==> flow/design.v <==
module segments_lut(input [4:0] score, output [13:0] segments);
    reg[13:0] seg;
    assign segments = seg;
    always @(score) begin
        case(score)
            5'd0  : seg = 14'b00000000111111;
            5'd1  : seg = 14'b00000000000011;
            5'd2  : seg = 14'b00000001101101;
            5'd3  : seg = 14'b00000001100111;
            5'd4  : seg = 14'b00000001010011;
            5'd5  : seg = 14'b00000001110110;
            5'd6  : seg = 14'b00000001111110;
            5'd7  : seg = 14'b00000000100011;
            5'd8  : seg = 14'b00000001111111;
            5'd9  : seg = 14'b00000001110111;
            5'd10 : seg = 14'b00000110111111;
            5'd11 : seg = 14'b00000110000011;
            5'd12 : seg = 14'b00000111101101;
            5'd13 : seg = 14'b00000111100111;
            5'd14 : seg = 14'b00000111010011;
            5'd15 : seg = 14'b00000111110110;
            5'd16 : seg = 14'b00000111111110;
            5'd17 : seg = 14'b00000110100011;
            5'd18 : seg = 14'b00000111111111;
            5'd19 : seg = 14'b00000111110111;
            5'd20 : seg = 14'b11011010111111;
            5'd21 : seg = 14'b11011010000011;
            5'd22 : seg = 14'b11011011101101;
            5'd23 : seg = 14'b11011011100111;
            5'd24 : seg = 14'b11011011010011;
            5'd25 : seg = 14'b11011011110110;
            5'd26 : seg = 14'b11011011111110;
            5'd27 : seg = 14'b11011010100011;
            5'd28 : seg = 14'b11011011111111;
            5'd29 : seg = 14'b11011011110111;
            5'd30 : seg = 14'b11001110111111;
            5'd31 : seg = 14'b11001110000011;
            default: seg = 7'b00000001111000;
        endcase
    end
endmodule
module video_encoder(input        clk, rst,
                                  bat_size,
                                  p1_win,
                                  p2_win,
                                  turn,
                                  start_state,
                     input [1:0]  mode,
                     input [4:0]  p1_score,
                                  p2_score,
                     input [9:0] p1_y,
                                  p2_y,
                                  ball_x,
                                  ball_y,
                                  x,
                                  y,
                     output       px_data);
    localparam LB = 20,     
               RB = 620,    
               TB = 20,     
               BB = 460,    
               thick = 6;  
    reg ML_ff , ML_nxt ,   
        FBL_ff, FBL_nxt,   
        FBR_ff, FBR_nxt,   
        SQ_ff , SQ_nxt ,   
        P1_ff , P1_nxt ,   
        P1F_ff, P1F_nxt,   
        P2_ff , P2_nxt ,   
        P2F_ff, P2F_nxt,   
        P2S_ff, P2S_nxt;   
    reg [5:0] size_ff, size_nxt;  
    wire [13:0] scl, scr;
    reg px_data_ff, px_data_nxt;
    assign px_data = px_data_ff;
    segments_lut segl(p1_score, scl);
    segments_lut segr(p2_score, scr);
    function automatic [2:0] column;
        input [9:0] tlx;
        input [6:0] size, size2, size3, size4, size5;
        begin
            if(x >= tlx && x < tlx + size) begin
                column = 0;
            end else
            if(x >= tlx + size && x < tlx + size2) begin
                column = 1;
            end else
            if(x >= tlx + size2 && x < tlx + size3) begin
                column = 2;
            end else
            if(x >= tlx + size3 && x < tlx + size4) begin
                column = 3;
            end else
            if(x >= tlx + size4 && x < tlx + size5) begin
                column = 4;
            end else column = 5;
        end
    endfunction
    function automatic letter_data;
        input [9:0] tlx, tly, x, y;
        input [4:0] letter;
        input [3:0] size;
        reg [0:29] seg;
        reg [6:0] size2, size3, size4, size5, size6;
        reg[2:0] col;
        letter_data = 1'b0;
        begin
            case(letter)
                5'd0  : seg = 30'b01110_10001_11111_10001_10001_10001;  
                5'd1  : seg = 30'b11110_10001_11110_10001_10001_11110;  
                5'd2  : seg = 30'b01110_10001_10000_10000_10001_01110;  
                5'd3  : seg = 30'b11110_10001_10001_10001_10001_11110;  
                5'd4  : seg = 30'b11111_10000_11100_10000_10000_11111;  
                5'd5  : seg = 30'b11111_10000_11100_10000_10000_10000;  
                5'd6  : seg = 30'b01110_10001_10000_10011_10001_01110;  
                5'd7  : seg = 30'b10001_10001_10001_11111_10001_10001;  
                5'd8  : seg = 30'b01110_00100_00100_00100_00100_01110;  
                5'd9  : seg = 30'b00010_00010_00010_00010_01010_00100;  
                5'd10 : seg = 30'b10001_10010_11100_10010_10001_10001;  
                5'd11 : seg = 30'b10000_10000_10000_10000_10000_11111;  
                5'd12 : seg = 30'b10001_11011_10101_10001_10001_10001;  
                5'd13 : seg = 30'b10001_11001_10101_10011_10001_10001;  
                5'd14 : seg = 30'b01110_10001_10001_10001_10001_01110;  
                5'd15 : seg = 30'b11110_10001_11110_10000_10000_10000;  
                5'd16 : seg = 30'b01100_10010_10010_10010_10010_01101;  
                5'd17 : seg = 30'b11110_10001_11110_10100_10010_10001;  
                5'd18 : seg = 30'b01111_10000_01110_00001_00001_11110;  
                5'd19 : seg = 30'b11111_00100_00100_00100_00100_00100;  
                5'd20 : seg = 30'b10001_10001_10001_10001_10001_01110;  
                5'd21 : seg = 30'b10001_10001_10001_01010_01010_00100;  
                5'd22 : seg = 30'b10001_10001_10001_10101_10101_01010;  
                5'd23 : seg = 30'b10001_01010_00100_01010_10001_10001;  
                5'd24 : seg = 30'b10001_01010_00100_00100_00100_00100;  
                5'd25 : seg = 30'b11111_00010_00100_01000_10000_11111;  
                5'd26 : seg = 30'b10000_10000_10000_10000_00000_10000;  
                5'd27 : seg = 30'b00100_01010_00010_00100_00000_00100;  
                5'd28 : seg = 30'b00000_00000_00000_00000_00000_00100;  
                5'd29 : seg = 30'b00000_00000_01110_00000_00000_00000;  
                5'd30 : seg = 30'b00100_01100_10100_00100_00100_00100;  
                5'd31 : seg = 30'b01110_10001_00010_00100_01000_11111;  
                default: seg = 30'b00000_00000_00000_00000_00000_00000;
            endcase
            size2 = size  + size;
            size3 = size2 + size;
            size4 = size3 + size;
            size5 = size4 + size;
            size6 = size5 + size;
            col = column(tlx, size, size2, size3, size4, size5);
            if(col != 5) begin
                if(y >= tly && y < tly + size ) begin
                    if(seg[col]) letter_data = 1'b1;
                end
                if(y >= tly + size  && y < tly + size2) begin
                    if(seg[5 + col]) letter_data = 1'b1;
                end
                if(y >= tly + size2 && y < tly + size3) begin
                    if(seg[10 + col]) letter_data = 1'b1;
                end
                if(y >= tly + size3 && y < tly + size4) begin
                    if(seg[15 + col]) letter_data = 1'b1;
                end
                if(y >= tly + size4 && y < tly + size5) begin
                    if(seg[20 + col]) letter_data = 1'b1;
                end
                if(y >= tly + size5 && y < tly + size6) begin
                    if(seg[25 + col]) letter_data = 1'b1;
                end
            end
        end
    endfunction
    always @* begin
        ML_nxt  = ML_ff ;
        FBL_nxt = FBL_ff;
        FBR_nxt = FBR_ff;
        SQ_nxt  = SQ_ff ;
        P1_nxt  = P1_ff ;
        P1F_nxt = P1F_ff;
        P2_nxt  = P2_ff ;
        P2F_nxt = P2F_ff;
        P2S_nxt = P2S_ff;
        size_nxt = size_ff;
        px_data_nxt = 1'b0;
        case(mode)
            2'b00 : begin  
                ML_nxt  = 1'b1;
                FBL_nxt = 1'b0;
                FBR_nxt = 1'b0;
                SQ_nxt  = 1'b0;
                P1_nxt  = 1'b1;
                P1F_nxt = 1'b0;
                P2_nxt  = 1'b1;
                P2F_nxt = 1'b0;
                P2S_nxt = 1'b0;
            end
            2'b01 : begin  
                ML_nxt  = 1'b1;
                FBL_nxt = 1'b1;
                FBR_nxt = 1'b1;
                SQ_nxt  = 1'b0;
                P1_nxt  = 1'b1;
                P1F_nxt = 1'b1;
                P2_nxt  = 1'b1;
                P2F_nxt = 1'b1;
                P2S_nxt = 1'b0;
            end
            2'b10 : begin  
                ML_nxt  = 1'b0;
                FBL_nxt = 1'b1;
                FBR_nxt = 1'b0;
                SQ_nxt  = 1'b1;
                P1_nxt  = 1'b0;
                P1F_nxt = 1'b1;
                P2_nxt  = 1'b0;
                P2F_nxt = 1'b0;
                P2S_nxt = 1'b1;
            end
            2'b11 : begin  
                ML_nxt  = 1'b0;
                FBL_nxt = 1'b1;
                FBR_nxt = 1'b0;
                SQ_nxt  = 1'b1;
                P1_nxt  = 1'b0;
                P1F_nxt = 1'b1;
                P2_nxt  = 1'b0;
                P2F_nxt = 1'b0;
                P2S_nxt = 1'b0;
            end
        endcase
        if(x >= LB && x < RB) begin
            if((y >= TB && y < TB + thick) || (y < BB && y >= BB - thick)) begin
                px_data_nxt = 1'b1;
            end
        end
        if(ML_ff) begin
            if(x >= 317 && x <= 323) begin
                if(   (y >= 36 && y < 46) ||
                      (y >= 56 && y < 66) ||
                      (y >= 76 && y < 86) ||
                    (y >=  96 && y < 106) ||
                    (y >= 116 && y < 126) ||
                    (y >= 136 && y < 146) ||
                    (y >= 156 && y < 166) ||
                    (y >= 176 && y < 186) ||
                    (y >= 196 && y < 206) ||
                    (y >= 216 && y < 226) ||
                    (y >= 235 && y < 245) ||
                    (y >= 254 && y < 264) ||
                    (y >= 274 && y < 284) ||
                    (y >= 294 && y < 304) ||
                    (y >= 314 && y < 324) ||
                    (y >= 334 && y < 344) ||
                    (y >= 354 && y < 364) ||
                    (y >= 374 && y < 384) ||
                    (y >= 394 && y < 404) ||
                    (y >= 414 && y < 424) ||
                    (y >= 434 && y < 444)
                ) begin
                    px_data_nxt = 1'b1;
                end
            end
        end
        if(FBL_ff) begin
            if(x >= LB && x < LB + thick) begin
                if((y >= TB && y < 130) || (y >= 350 && y < BB)) begin
                    px_data_nxt = 1'b1;
                end
            end
        end
        if(FBR_ff) begin
            if(x >= RB - thick && x < RB) begin
                if((y >= TB && y < 130) || (y >= 350 && y < BB)) begin
                    px_data_nxt = 1'b1;
                end
            end
        end
        if(SQ_ff) begin
            if(x >= LB && x < LB + thick) begin
                if(y >= 130 && y < 350) begin
                    px_data_nxt = 1'b1;
                end
            end
        end
        if(bat_size) begin
            size_nxt = 6'd15;
        end else begin
            size_nxt = 6'd25;
        end
        if(y >= p1_y - size_ff && y < p1_y + size_ff) begin
            if(P1_ff && x >= 40 && x < 46) begin
                px_data_nxt = 1'b1;
            end
            if(P1F_ff && x >= 484 && x < 490) begin
                px_data_nxt = 1'b1;
            end
        end
        if(y >= p2_y - size_ff && y < p2_y + size_ff) begin
            if(P2_ff && x >= 594 && x < 600) begin
                px_data_nxt = 1'b1;
            end
            if(P2F_ff && x >= 150 && x < 156) begin
                px_data_nxt = 1'b1;
            end
            if(P2S_ff && (x == 500 || x == 501 || x == 504 || x == 505)) begin
                px_data_nxt = 1'b1;
            end
        end
        if(x >= ball_x - 4 && x < ball_x + 4) begin
            if(y >= ball_y - 4 && y < ball_y + 4) begin
                px_data_nxt = 1'b1;
            end
        end
        if(x >= 282 && x < 300) begin
            if(y >= 50 && y <= 56) begin
                if(scl[5]) begin
                    px_data_nxt = 1'b1;
                end
            end
            if(y >= 62 && y <= 68) begin
                if(scl[6]) begin
                    px_data_nxt = 1'b1;
                end
            end
            if(y >= 74 && y <= 80) begin
                if(scl[2]) begin
                    px_data_nxt = 1'b1;
                end
            end
        end
        if(x >= 282 && x < 288) begin
            if(y >= 50 && y < 68) begin
                if(scl[4]) begin
                    px_data_nxt = 1'b1;
                end
            end
            if(y >= 62 && y < 80) begin
                if(scl[3]) begin
                    px_data_nxt = 1'b1;
                end
            end
        end
        if(x >= 294 && x < 300) begin
            if(y >= 50 && y < 68) begin
                if(scl[0]) begin
                    px_data_nxt = 1'b1;
                end
            end
            if(y >= 62 && y < 80) begin
                if(scl[1]) begin
                    px_data_nxt = 1'b1;
                end
            end
        end
        if(x >= 258 && x < 276) begin
            if(y >= 50 && y <= 56) begin
                if(scl[12]) begin
                    px_data_nxt = 1'b1;
                end
            end
            if(y >= 62 && y <= 68) begin
                if(scl[13]) begin
                    px_data_nxt = 1'b1;
                end
            end
            if(y >= 74 && y <= 80) begin
                if(scl[9]) begin
                    px_data_nxt = 1'b1;
                end
            end
        end
        if(x >= 258 && x < 264) begin
            if(y >= 50 && y < 68) begin
                if(scl[11]) begin
                    px_data_nxt = 1'b1;
                end
            end
            if(y >= 62 && y < 80) begin
                if(scl[10]) begin
                    px_data_nxt = 1'b1;
                end
            end
        end
        if(x >= 270 && x < 276) begin
            if(y >= 50 && y < 68) begin
                if(scl[7]) begin
                    px_data_nxt = 1'b1;
                end
            end
            if(y >= 62 && y < 80) begin
                if(scl[8]) begin
                    px_data_nxt = 1'b1;
                end
            end
        end
        if(x >= 340 && x < 358) begin
            if(y >= 50 && y <= 56) begin
                if(scr[12]) begin
                    px_data_nxt = 1'b1;
                end
            end
            if(y >= 62 && y <= 68) begin
                if(scr[13]) begin
                    px_data_nxt = 1'b1;
                end
            end
            if(y >= 74 && y <= 80) begin
                if(scr[9]) begin
                    px_data_nxt = 1'b1;
                end
            end
        end
        if(x >= 340 && x < 346) begin
            if(y >= 50 && y < 68) begin
                if(scr[11]) begin
                    px_data_nxt = 1'b1;
                end
            end
            if(y >= 62 && y < 80) begin
                if(scr[10]) begin
                    px_data_nxt = 1'b1;
                end
            end
        end
        if(x >= 352 && x < 358) begin
            if(y >= 50 && y < 68) begin
                if(scr[7]) begin
                    px_data_nxt = 1'b1;
                end
            end
            if(y >= 62 && y < 80) begin
                if(scr[8]) begin
                    px_data_nxt = 1'b1;
                end
            end
        end
        if(x >= 364 && x < 382) begin
            if(y >= 50 && y <= 56) begin
                if(scr[5]) begin
                    px_data_nxt = 1'b1;
                end
            end
            if(y >= 62 && y <= 68) begin
                if(scr[6]) begin
                    px_data_nxt = 1'b1;
                end
            end
            if(y >= 74 && y <= 80) begin
                if(scr[2]) begin
                    px_data_nxt = 1'b1;
                end
            end
        end
        if(x >= 364 && x < 370) begin
            if(y >= 50 && y < 68) begin
                if(scr[4]) begin
                    px_data_nxt = 1'b1;
                end
            end
            if(y >= 62 && y < 80) begin
                if(scr[3]) begin
                    px_data_nxt = 1'b1;
                end
            end
        end
        if(x >= 376 && x < 382) begin
            if(y >= 50 && y < 68) begin
                if(scr[0]) begin
                    px_data_nxt = 1'b1;
                end
            end
            if(y >= 62 && y < 80) begin
                if(scr[1]) begin
                    px_data_nxt = 1'b1;
                end
            end
        end
        if(mode == 2'b10) begin
            if(x >= 550  && x < 570 && y >= 50 && y < 70) px_data_nxt = letter_data(10'd550 , 10'd50, x, y, 5'd15, 4'd3);
            if(x >= 570  && x < 590 && y >= 50 && y < 70) begin
                if(!turn) begin
                    px_data_nxt = letter_data(10'd570 , 10'd50, x, y, 5'd30, 4'd3);
                end else begin
                    px_data_nxt = letter_data(10'd570 , 10'd50, x, y, 5'd31, 4'd3);
                end
            end                 
        end
        if(p1_win || p2_win) begin
            if(x >= 120 && x < 160 && y >= 190 && y < 240) px_data_nxt = letter_data(10'd120, 10'd190, x, y, 5'd24, 4'd6);
            if(x >= 160 && x < 200 && y >= 190 && y < 240) px_data_nxt = letter_data(10'd160, 10'd190, x, y, 5'd14, 4'd6);
            if(x >= 200 && x < 240 && y >= 190 && y < 240) px_data_nxt = letter_data(10'd200, 10'd190, x, y, 5'd20, 4'd6);
            if(p1_win) begin
                if(x >= 114 && x < 154 && y >= 240 && y < 290) px_data_nxt = letter_data(10'd114, 10'd240, x, y, 5'd22, 4'd6);
                if(x >= 154 && x < 194 && y >= 240 && y < 290) px_data_nxt = letter_data(10'd154, 10'd240, x, y, 5'd8,  4'd6);
                if(x >= 194 && x < 234 && y >= 240 && y < 290) px_data_nxt = letter_data(10'd194, 10'd240, x, y, 5'd13, 4'd6);
                if(x >= 234 && x < 274 && y >= 240 && y < 290) px_data_nxt = letter_data(10'd234, 10'd240, x, y, 5'd26, 4'd6);
            end else begin
                if(x >=  92 && x < 132 && y >= 240 && y < 290) px_data_nxt = letter_data(10'd92 , 10'd240, x, y, 5'd11, 4'd6);
                if(x >= 132 && x < 172 && y >= 240 && y < 290) px_data_nxt = letter_data(10'd132, 10'd240, x, y, 5'd14, 4'd6);
                if(x >= 172 && x < 212 && y >= 240 && y < 290) px_data_nxt = letter_data(10'd172, 10'd240, x, y, 5'd18, 4'd6);
                if(x >= 212 && x < 252 && y >= 240 && y < 290) px_data_nxt = letter_data(10'd212, 10'd240, x, y, 5'd4,  4'd6);
                if(x >= 252 && x < 292 && y >= 240 && y < 290) px_data_nxt = letter_data(10'd252, 10'd240, x, y, 5'd26, 4'd6);
            end
            if(mode != 2'b11) begin
                if(x >= 410 && x < 450 && y >= 190 && y < 240) px_data_nxt = letter_data(10'd410, 10'd190, x, y, 5'd24, 4'd6);
                if(x >= 450 && x < 490 && y >= 190 && y < 240) px_data_nxt = letter_data(10'd450, 10'd190, x, y, 5'd14, 4'd6);
                if(x >= 490 && x < 530 && y >= 190 && y < 240) px_data_nxt = letter_data(10'd490, 10'd190, x, y, 5'd20, 4'd6);
                if(p2_win) begin
                    if(x >= 404 && x < 444 && y >= 240 && y < 290) px_data_nxt = letter_data(10'd404, 10'd240, x, y, 5'd22, 4'd6);
                    if(x >= 444 && x < 484 && y >= 240 && y < 290) px_data_nxt = letter_data(10'd444, 10'd240, x, y, 5'd8,  4'd6);
                    if(x >= 484 && x < 524 && y >= 240 && y < 290) px_data_nxt = letter_data(10'd484, 10'd240, x, y, 5'd13, 4'd6);
                    if(x >= 524 && x < 564 && y >= 240 && y < 290) px_data_nxt = letter_data(10'd524, 10'd240, x, y, 5'd26, 4'd6);
                end else begin
                    if(x >= 382 && x < 422 && y >= 240 && y < 290) px_data_nxt = letter_data(10'd382, 10'd240, x, y, 5'd11, 4'd6);
                    if(x >= 422 && x < 462 && y >= 240 && y < 290) px_data_nxt = letter_data(10'd422, 10'd240, x, y, 5'd14, 4'd6);
                    if(x >= 462 && x < 502 && y >= 240 && y < 290) px_data_nxt = letter_data(10'd462, 10'd240, x, y, 5'd18, 4'd6);
                    if(x >= 502 && x < 542 && y >= 240 && y < 290) px_data_nxt = letter_data(10'd502, 10'd240, x, y, 5'd4,  4'd6);
                    if(x >= 542 && x < 582 && y >= 240 && y < 290) px_data_nxt = letter_data(10'd542, 10'd240, x, y, 5'd26, 4'd6);
                end
            end
        end
        if(start_state) begin
            if(x >= 70  && x < 85  && y >= 380 && y < 400) px_data_nxt = letter_data(10'd70 , 10'd380, x, y, 5'd15, 4'd2);
            if(x >= 85  && x < 100 && y >= 380 && y < 400) px_data_nxt = letter_data(10'd85 , 10'd380, x, y, 5'd17, 4'd2);
            if(x >= 100 && x < 115 && y >= 380 && y < 400) px_data_nxt = letter_data(10'd100, 10'd380, x, y, 5'd4 , 4'd2);
            if(x >= 115 && x < 130 && y >= 380 && y < 400) px_data_nxt = letter_data(10'd115, 10'd380, x, y, 5'd18, 4'd2);
            if(x >= 130 && x < 145 && y >= 380 && y < 400) px_data_nxt = letter_data(10'd130, 10'd380, x, y, 5'd18, 4'd2);
            if(x >= 160 && x < 175 && y >= 380 && y < 400) px_data_nxt = letter_data(10'd160, 10'd380, x, y, 5'd18, 4'd2);
            if(x >= 175 && x < 190 && y >= 380 && y < 400) px_data_nxt = letter_data(10'd175, 10'd380, x, y, 5'd19, 4'd2);
            if(x >= 190 && x < 205 && y >= 380 && y < 400) px_data_nxt = letter_data(10'd190, 10'd380, x, y, 5'd0 , 4'd2);
            if(x >= 205 && x < 220 && y >= 380 && y < 400) px_data_nxt = letter_data(10'd205, 10'd380, x, y, 5'd17, 4'd2);
            if(x >= 220 && x < 235 && y >= 380 && y < 400) px_data_nxt = letter_data(10'd220, 10'd380, x, y, 5'd19, 4'd2);
        end         
    end     
    always @(posedge clk or posedge rst) begin
        if(rst) begin
            ML_ff      <= 1'b0;
            FBL_ff     <= 1'b0;
            FBR_ff     <= 1'b0;
            SQ_ff      <= 1'b0;
            P1_ff      <= 1'b0;
            P1F_ff     <= 1'b0;
            P2_ff      <= 1'b0;
            P2F_ff     <= 1'b0;
            P2S_ff     <= 1'b0;
            size_ff    <= 6'd0;
            px_data_ff <= 1'b0;
        end else begin
            ML_ff      <= ML_nxt;
            FBL_ff     <= FBL_nxt;
            FBR_ff     <= FBR_nxt;
            SQ_ff      <= SQ_nxt;
            P1_ff      <= P1_nxt;
            P1F_ff     <= P1F_nxt;
            P2_ff      <= P2_nxt;
            P2F_ff     <= P2F_nxt;
            P2S_ff     <= P2S_nxt;
            size_ff    <= size_nxt;
            px_data_ff <= px_data_nxt;
        end
    end
endmodule
module color_module(
    input         clk, rst,
                  px_data,
                  enable,
    input   [1:0] mode,
    input  [9:0] x, y,
    output [29:0] color_data);
    reg [29:0] color_data_ff, color_data_nxt;
    assign color_data = color_data_ff;
    always @* begin
        color_data_nxt = color_data_ff;
        if(mode == 1'b00) begin  
            if(!px_data) begin
                color_data_nxt = 30'b1101000000_0101000000_0011000000;
            end else color_data_nxt = 30'b1111111111_1111111111_1111111111;
        end else if(mode == 1'b01) begin  
            if(!px_data) begin
                if(x > 0   && x <  80 ||
                   x > 160 && x < 240 ||
                   x > 320 && x < 400 ||
                   x > 480 && x < 560) begin
                    color_data_nxt = 30'b0010000000_1000000000_0010000000;
                   end else color_data_nxt = 30'b0000000000_0110000000_0000000000;
            end else color_data_nxt = 30'b1111111111_1111111111_1111111111;
        end else begin  
            if(!px_data) begin
                if(x % 10 == 0) begin  
                    color_data_nxt = 30'b1010000000_0110000000_0010000000;
                end else color_data_nxt = 30'b1100000000_1000000000_0100000000;  
                if((x/10)%2) begin  
                    if(y == 120 || y == 240 || y == 360) begin
                        color_data_nxt = 30'b1010000000_0110000000_0010000000;
                    end
                end else begin
                    if(y == 60 || y == 180 || y == 300 || y == 420) begin
                        color_data_nxt = 30'b1010000000_0110000000_0010000000;
                    end
                end
            end else color_data_nxt = 30'b1111111111_1111111111_1111111111;
        end
    end
    always @(posedge clk or posedge rst) begin
        if(rst) begin
            color_data_ff <= 30'b0000000000_0000000000_0000000000;
        end else if(enable) begin
            color_data_ff <= color_data_nxt;
        end else if(px_data) begin
            color_data_ff <= 30'b1111111111_1111111111_1111111111;
        end else begin
            color_data_ff <= 1'b0000000000_0000000000_0000000000;
        end
    end
endmodule
`timescale 1ns/1ns
module vga_controller(input clk, px_en, rst, input[29:0] px_data, output[9:0] px_h, px_v, 
                        output[9:0] RED, GRN, BLU, output HSYNC, VSYNC);
    reg hs_ff, hs_nxt, vs_ff, vs_nxt;
    reg[9:0] hcount_ff, hcount_nxt;
    reg[9:0] vcount_ff, vcount_nxt;
    wire[11:0] h_total = 12'd800, v_total = 12'd525;
    wire[9:0] h_data = 10'd640, v_data = 10'd480;
    wire[7:0] h_fp = 8'd16, h_bp = 8'd48, h_pw = 8'd96, v_fp = 8'd10, v_bp = 8'd33, v_pw = 8'd2;
    wire polarity = 1'b1;
    assign RED = (hcount_ff < h_data && vcount_ff < v_data) ? px_data[29:20] : 10'd0;
    assign GRN = (hcount_ff < h_data && vcount_ff < v_data) ? px_data[19:10] : 10'd0;
    assign BLU = (hcount_ff < h_data && vcount_ff < v_data) ? px_data[9:0]   : 10'd0;
    assign HSYNC = hs_ff;
    assign VSYNC = vs_ff;
    assign px_h = hcount_ff < h_data ? hcount_ff : 1'b0;
    assign px_v = vcount_ff < v_data ? vcount_ff : 1'b0;
    always @* begin
        hs_nxt = hs_ff;
        vs_nxt = vs_ff;
        hcount_nxt = hcount_ff + 10'd1;
        vcount_nxt = vcount_ff;
        if(hcount_ff == h_total - 1) begin
            hcount_nxt = 10'd0;
            vcount_nxt = vcount_ff + 10'd1;
        end
        if(hcount_ff == h_data + h_fp - 1) begin
            hs_nxt = !polarity;
        end
        if(hcount_ff == h_data + h_fp + h_pw - 1) begin
            hs_nxt = polarity;
        end
        if(vcount_ff == v_total - 1) begin
            vcount_nxt = 10'd0;
        end
        if(vcount_ff == v_data + v_fp - 1) begin
            vs_nxt = !polarity;
        end
        if(vcount_ff == v_data + v_fp + v_pw - 1) begin
            vs_nxt = polarity;
        end
    end
    always @(posedge clk or posedge rst) begin
        if(rst) begin
            hs_ff <= 1'b1;
            vs_ff <= 1'b1;
            hcount_ff <= 10'd0;
            vcount_ff <= 10'd0;
        end else if(px_en) begin
            hs_ff <= hs_nxt;
            vs_ff <= vs_nxt;
            hcount_ff <= hcount_nxt;
            vcount_ff <= vcount_nxt;
        end
    end
endmodule
module clk_divider(input clk, rst, output px_clk);
    reg px_clk_ff, px_clk_nxt;
    assign px_clk = px_clk_ff;
    always @* begin
        px_clk_nxt = ~px_clk_ff;
    end
    always @(posedge clk or posedge rst) begin
        if(rst) begin
            px_clk_ff <= 1'b0;
        end else begin
            px_clk_ff <= px_clk_nxt;
        end
    end
endmodule
module adc_reader(input clk, rst, input[8:0] adc, output sel, output[9:0] p1_y, p2_y);
    reg[9:0] p1_ff, p1_nxt, p2_ff, p2_nxt;
    reg sel_ff, sel_nxt;
    reg[4:0] counter_ff, counter_nxt;  
    assign p1_y = p1_ff;
    assign p2_y = p2_ff;
    assign sel = sel_ff;
    always @* begin
        sel_nxt = sel_ff;
        p1_nxt = p1_ff;
        p2_nxt = p2_ff;
        counter_nxt = counter_ff + 5'd1;
        if(!counter_ff) begin
            sel_nxt = sel_ff + 1'b1;  
            if(sel_ff) begin
                p2_nxt[8:0] = adc;
                p2_nxt[9] = 1'b0;
            end else begin
                p1_nxt[8:0] = adc;
                p1_nxt[9] = 1'b0;
            end
        end
    end
    always @(posedge clk or posedge rst) begin
        if(rst) begin
            p1_ff <= 9'd240;
            p2_ff <= 9'd240;
            sel_ff <= 1'b0;
            counter_ff <= 5'd1;
        end else begin
            p1_ff <= p1_nxt;
            p2_ff <= p2_nxt;
            sel_ff <= sel_nxt;
            counter_ff <= counter_nxt;
        end
    end
endmodule
module paddle_controller(input clk, rst, p, m, bat_size, output[9:0] p2_y);
    reg [3:0] counter_ff, counter_nxt;  
    reg [9:0] p2_ff, p2_nxt;
    assign p2_y = p2_ff;
    always @* begin
        p2_nxt = p2_ff;
        counter_nxt = counter_ff + 4'd1;
        if(!counter_ff) begin
            if(!p) begin
                p2_nxt = p2_ff + 10'd1;
            end
            if(!m) begin
                p2_nxt = p2_ff - 10'd1;
            end
        end
        if(bat_size) begin
            if(p2_ff < 10'd40)  p2_nxt = 10'd40;
            if(p2_ff > 10'd440) p2_nxt = 10'd440;
        end else begin
            if(p2_ff < 10'd50)  p2_nxt = 10'd50;
            if(p2_ff > 10'd430) p2_nxt = 10'd430;
        end
    end
    always @(posedge clk or posedge rst) begin
        if(rst) begin
            p2_ff <= 10'd240;
            counter_ff <= 4'd1;
        end else begin
            p2_ff <= p2_nxt;
            counter_ff <= counter_nxt;
        end
    end
endmodule
module heading_detect(input clk, rst, input [9:0] x, y, output xh, yh);
    reg xh_ff, xh_nxt, yh_ff, yh_nxt;
    reg [9:0] x_ff, x_nxt, y_ff, y_nxt;
    assign xh = xh_ff;
    assign yh = yh_ff;
    always @* begin
        x_nxt = x;
        y_nxt = y;
        if(x < x_ff)
            xh_nxt = 1'b0;
        else if(x > x_ff)
            xh_nxt = 1'b1;
        else  xh_nxt = xh_ff;
        if(y < y_ff)
            yh_nxt = 1'b0;
        else if(y > y_ff)
            yh_nxt = 1'b1;
        else  yh_nxt = yh_ff;
    end
    always @(posedge clk or posedge rst) begin
        if(rst) begin
            xh_ff <= 1'b1;
            yh_ff <= 1'b1;
            x_ff <= 10'd60;
            y_ff <= 10'd60;
        end else begin
            xh_ff <= xh_nxt;
            yh_ff <= yh_nxt;
            x_ff <= x_nxt;
            y_ff <= y_nxt;
        end
    end
endmodule
module auto_player(
    input clk, rst, en,
          turn, hit, wall,   
          start_state, 
          hard_mode,         
          xh, yh,            
    input [1:0] mode,        
    input [9:0] bx, by, py,  
    output p, m              
);
reg p_ff, p_nxt,  
    m_ff, m_nxt;  
reg [4:0] err_count_ff, err_count_nxt;
reg [5:0] error_ff, error_nxt;
reg wall_ff, wall_nxt;
assign p = p_ff;
assign m = m_ff;
always @* begin
    p_nxt = p_ff;
    m_nxt = m_ff;
    err_count_nxt = err_count_ff;
    error_nxt = error_ff;
    wall_nxt = wall_ff;
    if(!hard_mode) begin
        if(hit || (mode == 2'b10 && wall)) err_count_nxt = err_count_ff + 5'd1;
    end else err_count_nxt = 1'b0;
    if(start_state) begin
        wall_nxt = 1'b0;
    end
    if(wall) begin
        wall_nxt = 1'b1;
    end
    case(err_count_ff)
        5'd0  : error_nxt = 6'd0;
        5'd1  : error_nxt = 6'd5;
        5'd2  : error_nxt = 6'd26;
        5'd3  : error_nxt = 6'd29;
        5'd4  : error_nxt = 6'd0;
        5'd5  : error_nxt = 6'd30;
        5'd6  : error_nxt = 6'd26;
        5'd7  : error_nxt = 6'd28;
        5'd8  : error_nxt = 6'd5;
        5'd9  : error_nxt = 6'd7;
        5'd10 : error_nxt = 6'd40;
        5'd11 : error_nxt = 6'd26;
        5'd12 : error_nxt = 6'd24;
        5'd13 : error_nxt = 6'd19;
        5'd14 : error_nxt = 6'd29;
        5'd15 : error_nxt = 6'd26;
        5'd16 : error_nxt = 6'd31;
        5'd17 : error_nxt = 6'd5;
        5'd18 : error_nxt = 6'd28;
        5'd19 : error_nxt = 6'd31;
        5'd20 : error_nxt = 6'd27;
        5'd21 : error_nxt = 6'd0;
        5'd22 : error_nxt = 6'd17;
        5'd23 : error_nxt = 6'd31;
        5'd24 : error_nxt = 6'd26;
        5'd25 : error_nxt = 6'd27;
        5'd26 : error_nxt = 6'd26;
        5'd27 : error_nxt = 6'd28;
        5'd28 : error_nxt = 6'd31;
        5'd29 : error_nxt = 6'd34;
        5'd30 : error_nxt = 6'd8;
        5'd31 : error_nxt = 6'd26;
        default: error_nxt = 6'd0;
    endcase
    if((mode == 2'b00 && xh) || (mode == 2'b01 && wall_ff) || (mode == 2'b10 && turn)) begin  
            if(py < by - error_ff) begin
                p_nxt = 1'b0;
                m_nxt = 1'b1;
            end else if(py > by + error_ff) begin
                p_nxt = 1'b1;
                m_nxt = 1'b0;
            end else begin
                p_nxt = 1'b1;
                m_nxt = 1'b1;
            end
    end else begin  
        p_nxt = 1'b1;
        m_nxt = 1'b1; 
    end
end
always @(posedge clk or posedge rst) begin
    if(rst) begin
        p_ff <= 1'b0;
        m_ff <= 1'b0;
        err_count_ff <= 5'd0;
        error_ff <= 6'd0;
        wall_ff <= 1'b0;
    end else if(en) begin
        p_ff <= p_nxt;
        m_ff <= m_nxt;
        err_count_ff <= err_count_nxt;
        error_ff <= error_nxt;
        wall_ff <= wall_nxt;
    end else begin
        p_ff <= 1'b1;
        m_ff <= 1'b1;
    end
end
endmodule
module sound_output(input clk, rst, hit, wall, goal, output sound);
    reg hit_ff , wall_ff , goal_ff,
        hit_nxt, wall_nxt, goal_nxt,
        sound_ff, sound_nxt;
    reg [12:0] counter_ff, counter_nxt;  
    reg [5:0] pulse_ff, pulse_nxt;  
    assign sound = sound_ff;
    always @* begin
        counter_nxt = counter_ff + 13'd1;
        hit_nxt = hit_ff;
        wall_nxt = wall_ff;
        goal_nxt = goal_ff;
        sound_nxt = sound_ff;
        pulse_nxt = 6'd1;
        if(hit) hit_nxt = 1'b1;
        if(wall) wall_nxt = 1'b1;
        if(goal) goal_nxt = 1'b1;
        if(hit || wall || goal) counter_nxt = 13'b1;
        if(!counter_ff) begin
            hit_nxt = 1'b0;
            wall_nxt = 1'b0;
            goal_nxt = 1'b0;
        end
        if(hit_ff || wall_ff || goal_ff) begin
            pulse_nxt = pulse_ff + 6'd1;
            if(hit_ff) begin
                if(pulse_ff == 6'd25)
                    pulse_nxt = 6'd0;
            end
            if(wall_ff) begin
                if(pulse_ff == 6'd50)
                    pulse_nxt = 6'd0;
            end
            if(goal_ff) begin
                if(pulse_ff == 6'd13)
                    pulse_nxt = 6'd0;
            end
            if(!pulse_ff) begin
                sound_nxt = ~sound_ff;
            end
        end else sound_nxt = 1'b0;
    end
    always @(posedge clk or posedge rst) begin
        if(rst) begin
            counter_ff <= 13'd0;
            hit_ff <= 1'b0;
            wall_ff <= 1'b0;
            goal_ff <= 1'b0;
            sound_ff <= 1'b0;
            pulse_ff <= 6'd1;
        end else begin
            counter_ff <= counter_nxt;
            hit_ff <= hit_nxt;
            wall_ff <= wall_nxt;
            goal_ff <= goal_nxt;
            sound_ff <= sound_nxt;
            pulse_ff <= pulse_nxt;
        end
    end
endmodule
module game_controller( input clk, rst,     
                        input  [9:0] p1_in,        
                                      p2_in,       
                        input  [1:0]  mode,        
                                      max_score,   
                        input         ball_speed,  
                                      serve_type,  
                                      angle,       
                                      bat_size,    
                                      restart,     
                                      start,       
                        output        p1_win,      
                                      p2_win,      
                                      turn,        
                                      start_state, 
                                      hit,         
                                      wall,        
                                      goal,        
                        output [1:0]  mode_out,    
                        output [4:0]  p1_score,    
                                      p2_score,    
                        output [9:0]  ball_x,      
                                      ball_y);     
    localparam[1:0] START = 2'b00,
                    GAME  = 2'b01,
                    SERVE = 2'b10,
                    ENDG  = 2'b11;
    reg [1:0] state_ff, state_nxt;
    reg [1:0] mode_ff, mode_nxt;
    reg start_state_ff;
    reg hit_ff, hit_nxt, wall_ff, wall_nxt, goal_ff, goal_nxt;
    reg [9:0] x_ff, x_nxt, y_ff, y_nxt;  
    reg xh_ff, xh_nxt, yh_ff, yh_nxt;     
    reg [3:0] counter_ff, counter_nxt;   
    reg mini_counter_ff, mini_counter_nxt;
    reg ball_en_ff, ball_en_nxt;
    reg [4:0] rand_pos_ff, rand_pos_nxt;
    reg [1:0] move_counter_ff, move_counter_nxt;
    reg [4:0] p1_score_ff, p1_score_nxt, p2_score_ff, p2_score_nxt;  
    reg turn_ff, turn_nxt;  
    reg [4:0] win_score;
    reg win1_ff, win1_nxt, win2_ff, win2_nxt;
    reg [4:0] bat;
    assign mode_out = mode_ff;
    assign start_state = start_state_ff;
    assign hit = hit_ff;
    assign wall = wall_ff;
    assign goal = goal_ff;
    assign p1_win = win1_ff;
    assign p2_win = win2_ff;
    assign turn = turn_ff;
    assign p1_score = p1_score_ff;
    assign p2_score = p2_score_ff;
    assign ball_x = x_ff;
    assign ball_y = y_ff;
    function [1:0] angles;
        input [4:0] pos;
        case(pos)
            5'd0  : angles = 2'd0;
            5'd1  : angles = 2'd1;
            5'd2  : angles = 2'd2;
            5'd3  : angles = 2'd1;
            5'd4  : angles = 2'd2;
            5'd5  : angles = 2'd0;
            5'd6  : angles = 2'd0;
            5'd7  : angles = 2'd2;
            5'd8  : angles = 2'd1;
            5'd9  : angles = 2'd0;
            5'd10 : angles = 2'd1;
            5'd11 : angles = 2'd0;
            5'd12 : angles = 2'd1;
            5'd13 : angles = 2'd2;
            5'd14 : angles = 2'd2;
            5'd15 : angles = 2'd0;
            5'd16 : angles = 2'd2;
            5'd17 : angles = 2'd1;
            5'd18 : angles = 2'd2;
            5'd19 : angles = 2'd0;
            5'd20 : angles = 2'd0;
            5'd21 : angles = 2'd2;
            5'd22 : angles = 2'd1;
            5'd23 : angles = 2'd0;
            5'd24 : angles = 2'd1;
            5'd25 : angles = 2'd0;
            5'd26 : angles = 2'd2;
            5'd27 : angles = 2'd1;
            5'd28 : angles = 2'd1;
            5'd29 : angles = 2'd0;
            5'd30 : angles = 2'd0;
            5'd31 : angles = 2'd2;
            default : angles = 2'd0;
        endcase
    endfunction
    always @* begin
        state_nxt = state_ff;
        mode_nxt = mode_ff;
        hit_nxt = 1'b0;
        wall_nxt = 1'b0;
        goal_nxt = 1'b0;
        p1_score_nxt = p1_score_ff;
        p2_score_nxt = p2_score_ff;
        turn_nxt = turn_ff;
        win1_nxt = win1_ff;
        win2_nxt = win2_ff;
        counter_nxt = counter_ff + 4'd1;
        mini_counter_nxt = mini_counter_ff;
        move_counter_nxt = move_counter_ff;
        rand_pos_nxt = rand_pos_ff;
        x_nxt = x_ff;
        y_nxt = y_ff;
        xh_nxt = xh_ff;
        yh_nxt = yh_ff;
        ball_en_nxt = ball_en_ff;
        case(state_ff)
            START : begin
                mode_nxt = mode;
                p1_score_nxt = 5'b0;
                p2_score_nxt = 5'b0;
                win1_nxt = 1'b0;
                win2_nxt = 1'b0;
                x_nxt = 10'd60;
                y_nxt = 10'd60;
                xh_nxt = 1'b1;
                yh_nxt = 1'b1;
                ball_en_nxt = 1'b0;
                turn_nxt = 1'b0;
                if(start) state_nxt = GAME;
            end
            GAME  : begin
                ball_en_nxt = 1'b1;
            end
            SERVE : begin
                ball_en_nxt = 1'b0;
                if(p1_score_ff >= win_score || p2_score_ff >= win_score) begin
                    state_nxt = ENDG;
                    if(p1_score_ff > p2_score_ff)
                        win1_nxt = 1'b1;
                    else win2_nxt = 1'b1;
                end else if(serve_type) state_nxt = GAME;
            end
            ENDG  : begin
                ball_en_nxt = 1'b1;
                if(restart) state_nxt = START;
            end
        endcase
        if(!counter_ff) begin
            mini_counter_nxt = mini_counter_ff + 1'b1;
        end
        if((!mini_counter_ff || ball_speed) && !counter_ff && ball_en_ff) begin
            move_counter_nxt = move_counter_ff + 1'b1;
            if(xh_ff) begin  
                x_nxt = x_ff + 10'd1;
            end else begin
                x_nxt = x_ff - 10'd1;
            end
            if(!angle || move_counter_ff == angles(rand_pos_ff)) begin
                move_counter_nxt = 2'b00;
                if(yh_ff) begin
                    y_nxt = y_ff + 10'd1;
                end else begin
                    y_nxt = y_ff - 10'd1;
                end
            end
        end
        case(mode_ff)
            2'b00 : begin  
                if(x_ff <= 10'd15) begin
                    xh_nxt = 1'b1;
                    x_nxt = 10'd160;
                    p2_score_nxt = p2_score_ff + 5'd1;
                    if(state_ff == GAME) state_nxt = SERVE;
                    goal_nxt = 1'b1;
                end
                if(x_ff >= 10'd625) begin
                    xh_nxt = 1'b0;
                    x_nxt = 10'd480;
                    p1_score_nxt = p1_score_ff + 5'd1;
                    if(state_ff == GAME) state_nxt = SERVE;
                    goal_nxt = 1'b1;
                end
            end
            2'b01 : begin  
                if(x_ff <= 10'd30) begin
                    if(!(y_ff >= 10'd134 && y_ff <= 10'd344)) begin
                        xh_nxt = 1'b1;
                        x_nxt = 10'd31;
                        wall_nxt = 1'b1;
                    end else if(x_ff <= 10'd15) begin
                        xh_nxt = 1'b1;
                        x_nxt = 10'd160;
                        p2_score_nxt = p2_score_ff + 5'd1;
                        if(state_ff == GAME) state_nxt = SERVE;
                        goal_nxt = 1'b1;
                    end
                end
                if(x_ff >= 10'd610) begin
                    if(!(y_ff >= 10'd134 && y_ff <= 10'd344)) begin
                        xh_nxt = 1'b0;
                        x_nxt = 10'd609;
                        wall_nxt = 1'b1;
                    end else if(x_ff >= 10'd625) begin
                        xh_nxt = 1'b0;
                        x_nxt = 10'd480;
                        p1_score_nxt = p1_score_ff + 5'd1;
                        if(state_ff == GAME) state_nxt = SERVE;
                        goal_nxt = 1'b1;
                    end
                end
            end
            2'b10 : begin  
                if(x_ff <= 10'd30) begin
                    xh_nxt = 1'b1;
                    x_nxt = 10'd31;
                    rand_pos_nxt = rand_pos_ff + 2'd1;
                    wall_nxt = 1'b1;
                end
                if(x_ff >= 625) begin
                    x_nxt = 10'd100;
                    goal_nxt = 1'b1;
                    if(turn_ff) begin
                        p1_score_nxt = p1_score_ff + 5'd1;
                        if(state_ff == GAME) state_nxt = SERVE;
                    end else begin
                        p2_score_nxt = p2_score_ff + 5'd1;
                        if(state_ff == GAME) state_nxt = SERVE;
                    end
                end
            end
            2'b11 : begin  
                if(x_ff <= 10'd30) begin
                    xh_nxt = 1'b1;
                    x_nxt = 10'd31;
                    rand_pos_nxt = rand_pos_ff + 2'd1;
                    wall_nxt = 1'b1;
                end
                if(x_ff >= 10'd625) begin
                    x_nxt = 10'd100;
                    p2_score_nxt = p2_score_ff + 5'd1;
                    if(state_ff == GAME) state_nxt = SERVE;
                    goal_nxt = 1'b1;
                end
            end
        endcase
        if(mode_ff== 2'b00 || mode_ff== 2'b01) begin  
            if(x_ff >= 10'd40 && x_ff < 10'd49 && y_ff >= p1_in - 4 - bat && y_ff <= p1_in + 4 + bat) begin
                xh_nxt = 1'b1;
                x_nxt = 10'd50;
                rand_pos_nxt = rand_pos_ff + 2'd1;
                hit_nxt = 1'b1;
            end
            if(x_ff >= 10'd591 && x_ff < 10'd600 && y_ff >= p2_in - 4 - bat && y_ff <= p2_in + 4 + bat) begin
                xh_nxt = 1'b0;
                x_nxt = 10'd590;
                rand_pos_nxt = rand_pos_ff + 2'd1;
                hit_nxt = 1'b1;
            end
        end
        if(mode_ff== 2'b01) begin  
            if(x_ff >= 10'd484 && x_ff < 10'd494 && y_ff >= p1_in - 4 - bat && y_ff <= p1_in + 4 + bat) begin
                xh_nxt = 1'b1;
                x_nxt = 10'd495;
                rand_pos_nxt = rand_pos_ff + 2'd1;
                hit_nxt = 1'b1;
                if(y_ff < 10'd240) begin
                    yh_nxt = 1'b1;
                end else begin
                    yh_nxt = 1'b0;
                end
            end
            if(x_ff >= 10'd146 && x_ff < 10'd156 && y_ff >= p2_in - 4 - bat && y_ff <= p2_in + 4 + bat) begin
                xh_nxt = 1'b0;
                x_nxt = 10'd145;
                rand_pos_nxt = rand_pos_ff + 2'd1;
                hit_nxt = 1'b1;
                if(y_ff < 10'd240) begin
                    yh_nxt = 1'b1;
                end else begin
                    yh_nxt = 1'b0;
                end
            end
        end
        if(mode_ff== 2'b10) begin  
            if(x_ff >= 10'd496 && x_ff < 10'd506 && y_ff >= p2_in - 4 - bat && y_ff <= p2_in + 4 + bat && turn_ff) begin
                xh_nxt = 1'b0;
                x_nxt = 10'd479;
                rand_pos_nxt = rand_pos_ff + 2'd1;
                turn_nxt = turn_ff + 1'b1;
                hit_nxt = 1'b1;
            end
        end
        if(mode_ff== 2'b10 || mode_ff== 2'b11) begin  
            if(x_ff >= 10'd480 && x_ff < 10'd490 && y_ff >= p1_in - 4 - bat && y_ff <= p1_in + 4 + bat && !turn_ff) begin
                xh_nxt = 1'b0;
                x_nxt = 10'd479;
                rand_pos_nxt = rand_pos_ff + 2'd1;
                if(mode == 2'b10) turn_nxt = turn_ff + 1'b1;
                if(mode_ff== 2'b11) begin
                    p1_score_nxt = p1_score_ff + 5'd1;
                    if(p1_score_ff >= max_score) state_nxt = SERVE;
                end
                hit_nxt = 1'b1;
            end
        end
        if(y_ff <= 10'd30) begin
            yh_nxt = 1'b1;
            y_nxt = 10'd31;
            wall_nxt = 1'b1;
        end
        if(y_ff >= 10'd450) begin
            yh_nxt = 1'b0;
            y_nxt = 10'd445;
            wall_nxt = 1'b1;
        end
    end
    always @(posedge clk or posedge rst) begin
        if(rst) begin 
            state_ff <= START;
            mode_ff <= 2'b00;
            start_state_ff <= 1'b0;
            hit_ff <= 1'b0;
            wall_ff <= 1'b0;
            goal_ff <= 1'b0;
            p1_score_ff <= 5'd0;
            p2_score_ff <= 5'd0;
            turn_ff <= 1'b0;
            win_score <= 5'd10;
            win1_ff <= 1'b0;
            win2_ff <= 1'b0;
            counter_ff <= 4'd1;
            mini_counter_ff <= 1'b1;
            move_counter_ff <= 1'b1;
            rand_pos_ff <= 5'd0;
            x_ff <= 10'd60;
            y_ff <= 10'd60;
            xh_ff <= 1'b1;
            yh_ff <= 1'b1;
            ball_en_ff <= 1'b0;
            bat <= 5'd25;
        end else begin
            state_ff <= state_nxt;
            mode_ff <= mode_nxt;
            if(state_ff != ENDG) begin
                p1_score_ff <= p1_score_nxt;
                p2_score_ff <= p2_score_nxt;
            end
            if(state_ff == START)
                start_state_ff <= 1'b1;
            else start_state_ff <= 1'b0;
            if(state_ff != ENDG) begin
                hit_ff <= hit_nxt;
                wall_ff <= wall_nxt;
                goal_ff <= goal_nxt;
            end else begin
                hit_ff <= 1'b0;
                wall_ff <= 1'b0;
                goal_ff <= 1'b0;
            end
            win1_ff <= win1_nxt;
            win2_ff <= win2_nxt;
            turn_ff <= turn_nxt;
            counter_ff <= counter_nxt;
            mini_counter_ff <= mini_counter_nxt;
            move_counter_ff <= move_counter_nxt;
            rand_pos_ff <= rand_pos_nxt;
            x_ff <= x_nxt;
            y_ff <= y_nxt;
            xh_ff <= xh_nxt;
            yh_ff <= yh_nxt;
            ball_en_ff <= ball_en_nxt;
            if(bat_size) begin
                bat <= 5'd15;
            end else begin
                bat <= 5'd25;
            end
            case(max_score)
            2'b00 : win_score <= 5'd10;
            2'b01 : win_score <= 5'd15;
            2'b10 : win_score <= 5'd20;
            2'b11 : win_score <= 5'd30;
        endcase
        end
    end
endmodule
module top(input clk, rst, ball_speed, serve_type, angle, bat_size, restart, start, en_color, auto, hard_mode, input[3:0] mode, max_score, input[8:0] adc, output sel, size, output sound, output [9:0] RED, GRN, BLU, output HSYNC, VSYNC, px_clk, blank);
    wire [9:0] x, y, p1_y, p2_y, bx, by;
    reg [9:0] p2_y_ff;
    wire px_data_out;
    wire [29:0] px_data_in;
    wire [4:0] score1, score2;
    wire p1_win, p2_win, turn, start_state, hit, wall, goal;
    wire p2p, p2m, xh, yh;
    wire [1:0] game_mode;
    reg[1:0] mode_in, score_in;
    wire [9:0] ap2_y, pp2_y;
    assign blank = 1'b1;
    assign size = bat_size;
    assign p2_y = p2_y_ff;
    always @(posedge clk) begin
        if(auto) p2_y_ff <= ap2_y;
        else p2_y_ff <= pp2_y;
    end
    always @(posedge clk or posedge rst) begin
        if(rst) begin
            mode_in <= 2'b00;
            score_in <= 2'b00;
        end else begin
        if(mode[0]) mode_in <= 2'b00;
        if(mode[1]) mode_in <= 2'b01;
        if(mode[2]) mode_in <= 2'b10;
        if(mode[3]) mode_in <= 2'b11;
        if(max_score[0]) score_in <= 2'b00;
        if(max_score[1]) score_in <= 2'b01;
        if(max_score[2]) score_in <= 2'b10;
        if(max_score[3]) score_in <= 2'b11;
        end
    end
    paddle_controller pctrl(clk, rst, p2p, p2m, bat_size, ap2_y);
    heading_detect heading_detect(clk, rst, bx, by, xh, yh);
    auto_player auto_player(clk, rst, auto, turn, hit, wall, start_state, hard_mode, xh, yh, game_mode, bx, by, ap2_y, p2p, p2m);
    adc_reader adc_reader(clk, rst, adc, sel, p1_y, pp2_y);
    clk_divider clk_divider(clk, rst, px_clk);
    sound_output sound_output(clk, rst, hit, wall, goal, sound);
    game_controller game_controller(clk, rst, p1_y, p2_y, mode_in, score_in, ball_speed, serve_type, angle, bat_size, restart, start, p1_win, p2_win, turn, start_state, hit, wall, goal, game_mode, score1, score2, bx, by);
    video_encoder video_encoder(clk, rst, bat_size, p1_win, p2_win, turn, start_state, game_mode, score1, score2, p1_y, p2_y, bx, by, x, y, px_data_out);
    color_module color_module(clk, rst, px_data_out, en_color, game_mode, x, y, px_data_in);
    vga_controller vga_controller(clk, ~px_clk, rst, px_data_in, x, y, RED, GRN, BLU, HSYNC, VSYNC);
endmodule
# == From RTL to reports: top ==
# What the tools print for top, step after step.
# Lines are those of the file above, counted from 1.
# Operators carry their Yosys type and port widths (W data, S select, Z words).
# Library cell names are shortened.
# A cell with -- has no value.
# inputs
design,top
clk_port,clk
cell_library,sky130hd
pvt_corner,tt_025C_1v80

# == Word-level counts ==
# Source: Yosys, flattened and elaborated, memories not mapped. Widths are those after wreduce. Registers that Yosys merges into a memory's read port (data or address) are not register bits. Print and check cells do not count.
# Yosys's memory passes give these memory sizes; they may raise the number of words (mostly to a power of two), join words into wider ones and drop unused or constant bits.
# op_classes
n_addsub,446
div_mod_pow,2
cmp,516
equal,75
shift,222
muxes,1408
n_logic,4
n_reduce_logical,444
# ops
op,n
$shiftx A30 B32 Y1,222
$sub A5 B32 Y32 const A,185
$mux W30,113
$mux W1,903
$ge A10 B8 Y1 const B,83
$lt A10 B8 Y1 const B,83
$lt A10 B9 Y1 const B,76
$mux W3,250
$ge A10 B9 Y1 const B,74
$add A5 B3 Y6 const A,74
$mux W10,43
$ge A10 B7 Y1 const B,39
$lt A10 B7 Y1 const B,38
$add A4 B3 Y5 const A,74
$logic_and A1 B1 Y1,358
$lt A10 B10 Y1 const B,34
$ge A10 B10 Y1 const B,31
$sub A5 B3 Y6 const A,37
$add A3 B3 Y4 const A,37
$mux W5,29
$ge A10 B32 Y1,4
$div A10 B4 Y32 const B,1
$mod A10 B4 Y32 const B,1
$ne A3 B3 Y1 const B,37
$ge A10 B6 Y1 const B,11
$lt A10 B6 Y1 const B,9
$eq A10 B9 Y1 const B,9
$mux W29,3
# Not listed: further kinds 78, cells in them 259.
# bits
register_bits,224
romBits,1088
clocked_rd_ports_x_width,6
mem_count,4
in_bits,28
elab_cells,3178
# mem_list
memory,words,word_bits,read_ports,write_ports,line,text
(name not given),32,13,1,0,5,
(name not given),32,13,1,0,5,
(name not given),32,6,1,0,819,case(err_count_ff)
(name not given),32,2,1,0,1006,case(pos)

# == Logic depth ==
# Yosys ltp: most cells in a row. Word level: on the elaborated netlist, between registers, memories and ports. Mapped: between sequential cells and ports; inverters and the memories' decode and read muxes count.
# logic_depth
ltp_word,153
abc_area,1
ltp_mapped,69
depth_no_buf,68

# == After synthesis ==
# Yosys stat after the flow's synthesis: flattened, memories mapped to cells. It holds for the ABC_AREA given above (unset counts as 0); a run with the other value may have another netlist.
# types
cell,n,type_area_um2
ha_1,865,1.08E+04
nand2_1,1454,5.46E+03
inv_1,1138,4.27E+03
dfrtp_1,157,3.93E+03
o21ai_0,560,2.8E+03
nor2_1,688,2.58E+03
nand3_1,502,2512.41
a21oi_1,420,2.1E+03
xor2_1,216,1.89E+03
dfstp_2,38,998.458
xnor2_1,107,937.149
o211ai_1,117,878.342
nor3_1,167,835.802
nand4_1,90,563.04
o2111ai_1,50,437.92
a31oi_1,63,394.128
clkbuf_1,86,322.81
a211oi_1,35,262.752
# Not listed: further types 69, cells in them 693.
# synth_totals
stdcells,7446
yosys_area_um2,47256.6
sequential_area_um2,5127.4
flip_flops,205
buf_cells,125

# == Timing after synthesis ==
# Source: OpenSTA report_checks on the synthesized netlist (no wires, ideal clock, input and output delay 20% of the period each), path of least setup slack; recovery checks are left aside. Register names are those of the netlist, which keeps one name where synthesis merged equal registers.
# synth_path
path_kind,reg-to-reg
start,register vga_controller.hcount_ff[7]
end,register video_encoder.px_data_ff
tclk_ps,10000
setup_ps,123
launch_ps,0
arrival_time_ps,5770
required_ps,9877
path_slack_ps,4107
delay_ps,5893
path_stages,67
path_buffers,2
period_less_setup_slack_ps,5893
# "delay_ps" is the arrival time less input delay plus setup time.
# "path_stages" counts driving pins, that of a launching flip-flop among them; a cell with two outputs on the path counts twice.
# "period_less_setup_slack_ps" = period - worst setup slack (recovery checks aside). The figure is calculated, with input and output delays left at 20% of the set period.
# Between the ends stands the longest chain of elaborated cells between them, by number of cells; it is not shown to be the way that was timed. Of several equally long chains one is given.
# A line is the first line of the expression or statement that the cell stems from. Yosys adds cells for indexed reads and writes and turns some case tables into memories.
# synth_between
path_cell_list,dfrtp_1 buf_4 o21ai_4 nand2_2 buf_2 nor2_1 o21ai_0 nand2_1 inv_1 nand2_1 nand3_1 inv_1 ha_1 ha_1 ha_1 o21ai_0 nand2_1 a32oi_1 [... 31 more ...] nand2_1 nand2_1 nand2_1 nand2_1 nand2_1 nand2_1 nand2_1 nand2_1 nand2_1 nand2_1 nand2_1 nand2_1 nand2_1 nand2_1 nand2_1 nand2_1 nand2_1 a21oi_1
elab_chain_len,134
cells_between,2463
# synth_lines
element,line,text
"start, declared",618,"reg[9:0] hcount_ff, hcount_nxt;"
"start, assigned",660,hcount_ff <= 10'd0;
"start, assigned",665,hcount_ff <= hcount_nxt;
$lt A10 B10 Y1,629,assign px_h = hcount_ff < h_data ? hcount_ff : 1'b0;
$mux W10,629,
$ge A10 B5 Y1,229,if(x >= LB && x < RB) begin
$logic_and A1 B1 Y1,229,
$mux W1,229,
$mux W1,236,if(   (y >= 36 && y < 46) ||
$mux W1,235,if(x >= 317 && x <= 323) begin
[... 120 more ...],--,
$mux W1,525,"if(x >= 130 && x < 145 && y >= 380 && y < 400) px_data_nxt = letter_data(10'd130, 10'd380, x, y, 5'd18, 4'd2);"
$mux W1,526,"if(x >= 160 && x < 175 && y >= 380 && y < 400) px_data_nxt = letter_data(10'd160, 10'd380, x, y, 5'd18, 4'd2);"
$mux W1,527,"if(x >= 175 && x < 190 && y >= 380 && y < 400) px_data_nxt = letter_data(10'd175, 10'd380, x, y, 5'd19, 4'd2);"
$mux W1,528,"if(x >= 190 && x < 205 && y >= 380 && y < 400) px_data_nxt = letter_data(10'd190, 10'd380, x, y, 5'd0 , 4'd2);"
$mux W1,529,"if(x >= 205 && x < 220 && y >= 380 && y < 400) px_data_nxt = letter_data(10'd205, 10'd380, x, y, 5'd17, 4'd2);"
$mux W1,530,"if(x >= 220 && x < 235 && y >= 380 && y < 400) px_data_nxt = letter_data(10'd220, 10'd380, x, y, 5'd19, 4'd2);"
$mux W1,520,if(start_state) begin
"end, assigned",545,px_data_ff <= 1'b0;
"end, assigned",557,px_data_ff <= px_data_nxt;
"end, declared",74,"reg px_data_ff, px_data_nxt;"

# == Timing after layout ==
# Path of least setup slack in the final report of run A (OpenROAD, finished layout, wires in). Where an end is a register, its clock arrival counts in the times.
# The report prints the path's times to 10 ps; the period is as set.
# layout_path
path_kind,reg-to-reg
start,register vga_controller.hcount_ff[8]
end,register video_encoder.px_data_ff
tclk_ps,7340
setup_ps,130
launch_ps,580
arrival_time_ps,7360
required_ps,7800
path_slack_ps,450
path_stages,41
path_buffers,3
# Between the ends stands the longest chain of elaborated cells between them, by number of cells; it is not shown to be the way that was timed. Of several equally long chains one is given.
# layout_between
path_cell_list,dfrtp_2 o21ai_4 buf_6 nand2_2 nor2_1 buf_4 nand2_1 o21ai_0 o21ai_0 nand2_1 nand3_1 buf_4 inv_1 ha_1 ha_1 ha_1 nor2_1 a21oi_1 [... 5 more ...] nand3_1 nand3_1 nand2_1 nand2_1 nand2_2 nand2_1 nand2_1 nand2_1 nand2_1 nand2_1 nand2_1 nand2_1 nand2_1 nand2_1 nand2_1 nand2_1 nand2_1 a21oi_1
elab_chain_len,134
cells_between,2463
# layout_lines
element,line,text
"start, declared",618,"reg[9:0] hcount_ff, hcount_nxt;"
"start, assigned",660,hcount_ff <= 10'd0;
"start, assigned",665,hcount_ff <= hcount_nxt;
$lt A10 B10 Y1,629,assign px_h = hcount_ff < h_data ? hcount_ff : 1'b0;
$mux W10,629,
$ge A10 B5 Y1,229,if(x >= LB && x < RB) begin
$logic_and A1 B1 Y1,229,
$mux W1,229,
$mux W1,236,if(   (y >= 36 && y < 46) ||
$mux W1,235,if(x >= 317 && x <= 323) begin
[... 120 more ...],--,
$mux W1,525,"if(x >= 130 && x < 145 && y >= 380 && y < 400) px_data_nxt = letter_data(10'd130, 10'd380, x, y, 5'd18, 4'd2);"
$mux W1,526,"if(x >= 160 && x < 175 && y >= 380 && y < 400) px_data_nxt = letter_data(10'd160, 10'd380, x, y, 5'd18, 4'd2);"
$mux W1,527,"if(x >= 175 && x < 190 && y >= 380 && y < 400) px_data_nxt = letter_data(10'd175, 10'd380, x, y, 5'd19, 4'd2);"
$mux W1,528,"if(x >= 190 && x < 205 && y >= 380 && y < 400) px_data_nxt = letter_data(10'd190, 10'd380, x, y, 5'd0 , 4'd2);"
$mux W1,529,"if(x >= 205 && x < 220 && y >= 380 && y < 400) px_data_nxt = letter_data(10'd205, 10'd380, x, y, 5'd17, 4'd2);"
$mux W1,530,"if(x >= 220 && x < 235 && y >= 380 && y < 400) px_data_nxt = letter_data(10'd220, 10'd380, x, y, 5'd19, 4'd2);"
$mux W1,520,if(start_state) begin
"end, assigned",545,px_data_ff <= 1'b0;
"end, assigned",557,px_data_ff <= px_data_nxt;
"end, declared",74,"reg px_data_ff, px_data_nxt;"

# Design top on sky130hd. What follows are 3 stored runs of the flow, each under its own settings; their order means nothing. The constraints put input and output delay at 20% of the set period each and load the outputs with 0.01 pF.
# "period_reached_ps" = clock period - worst setup slack. The figure is calculated, with input and output delays left at 20% of the set period.
# "worst_path_ps": the worst setup path's part of the clock period (all of it between registers, 20% less for each end at a port) less its slack. A launch clock that arrives late makes it longer, a capture clock that arrives late makes it shorter.
# By "power_mw" is meant OpenSTA's value without simulated activity: inputs other than the clock are taken to toggle once in ten clock periods, and the tool carries that through the logic.
# "worst_path_ps" is known to 10 ps.
# A setting shown as -- is not set for that run.
# A result given as -- is not shown for that run.
run name,ABC_AREA,CORE_UTILIZATION,PLACE_DENSITY,period_ns,CAP_MARGIN,CORE_MARGIN,SLEW_MARGIN,CELL_PAD_IN_SITES_DETAIL_PLACEMENT,CELL_PAD_IN_SITES_GLOBAL_PLACEMENT,GPL_TIMING_DRIVEN,PLACE_DENSITY_LB_ADDON,SETUP_SLACK_MARGIN,TNS_END_PERCENT,CORE_ASPECT_RATIO,GPL_ROUTABILITY_DRIVEN,MAX_ROUTING_LAYER,post_synth_area_um2,util_pct,period_reached_ps,setup_ws_ps,power_mw,worst_path_ps,worst_path_kind,hold_worst_slack_ps,final_die_area_um2,stdcell_area_um2,final_setup_tns_ps
run A,1,40,0.6,7.34,20,2,20,--,--,--,--,--,--,--,--,--,47256.6,44.3,6895,445,4.384,6890,reg-to-reg,446,120906.0,52044.9,0
run B,1,37,--,5.56,35,2,10,2,2,0,0.02,1.06,15,--,--,--,47256.6,43.2,7283,-1723,6.349,7280,reg-to-reg,397,130596.0,54923.9,-4763
run C,1,56,--,7.78,40,7,20,--,2,--,0.03,--,--,1.63,1,met5,--,--,--,--,--,--,--,--,--,--,--
# Run C: unfinished; error FLW-0024 in placement
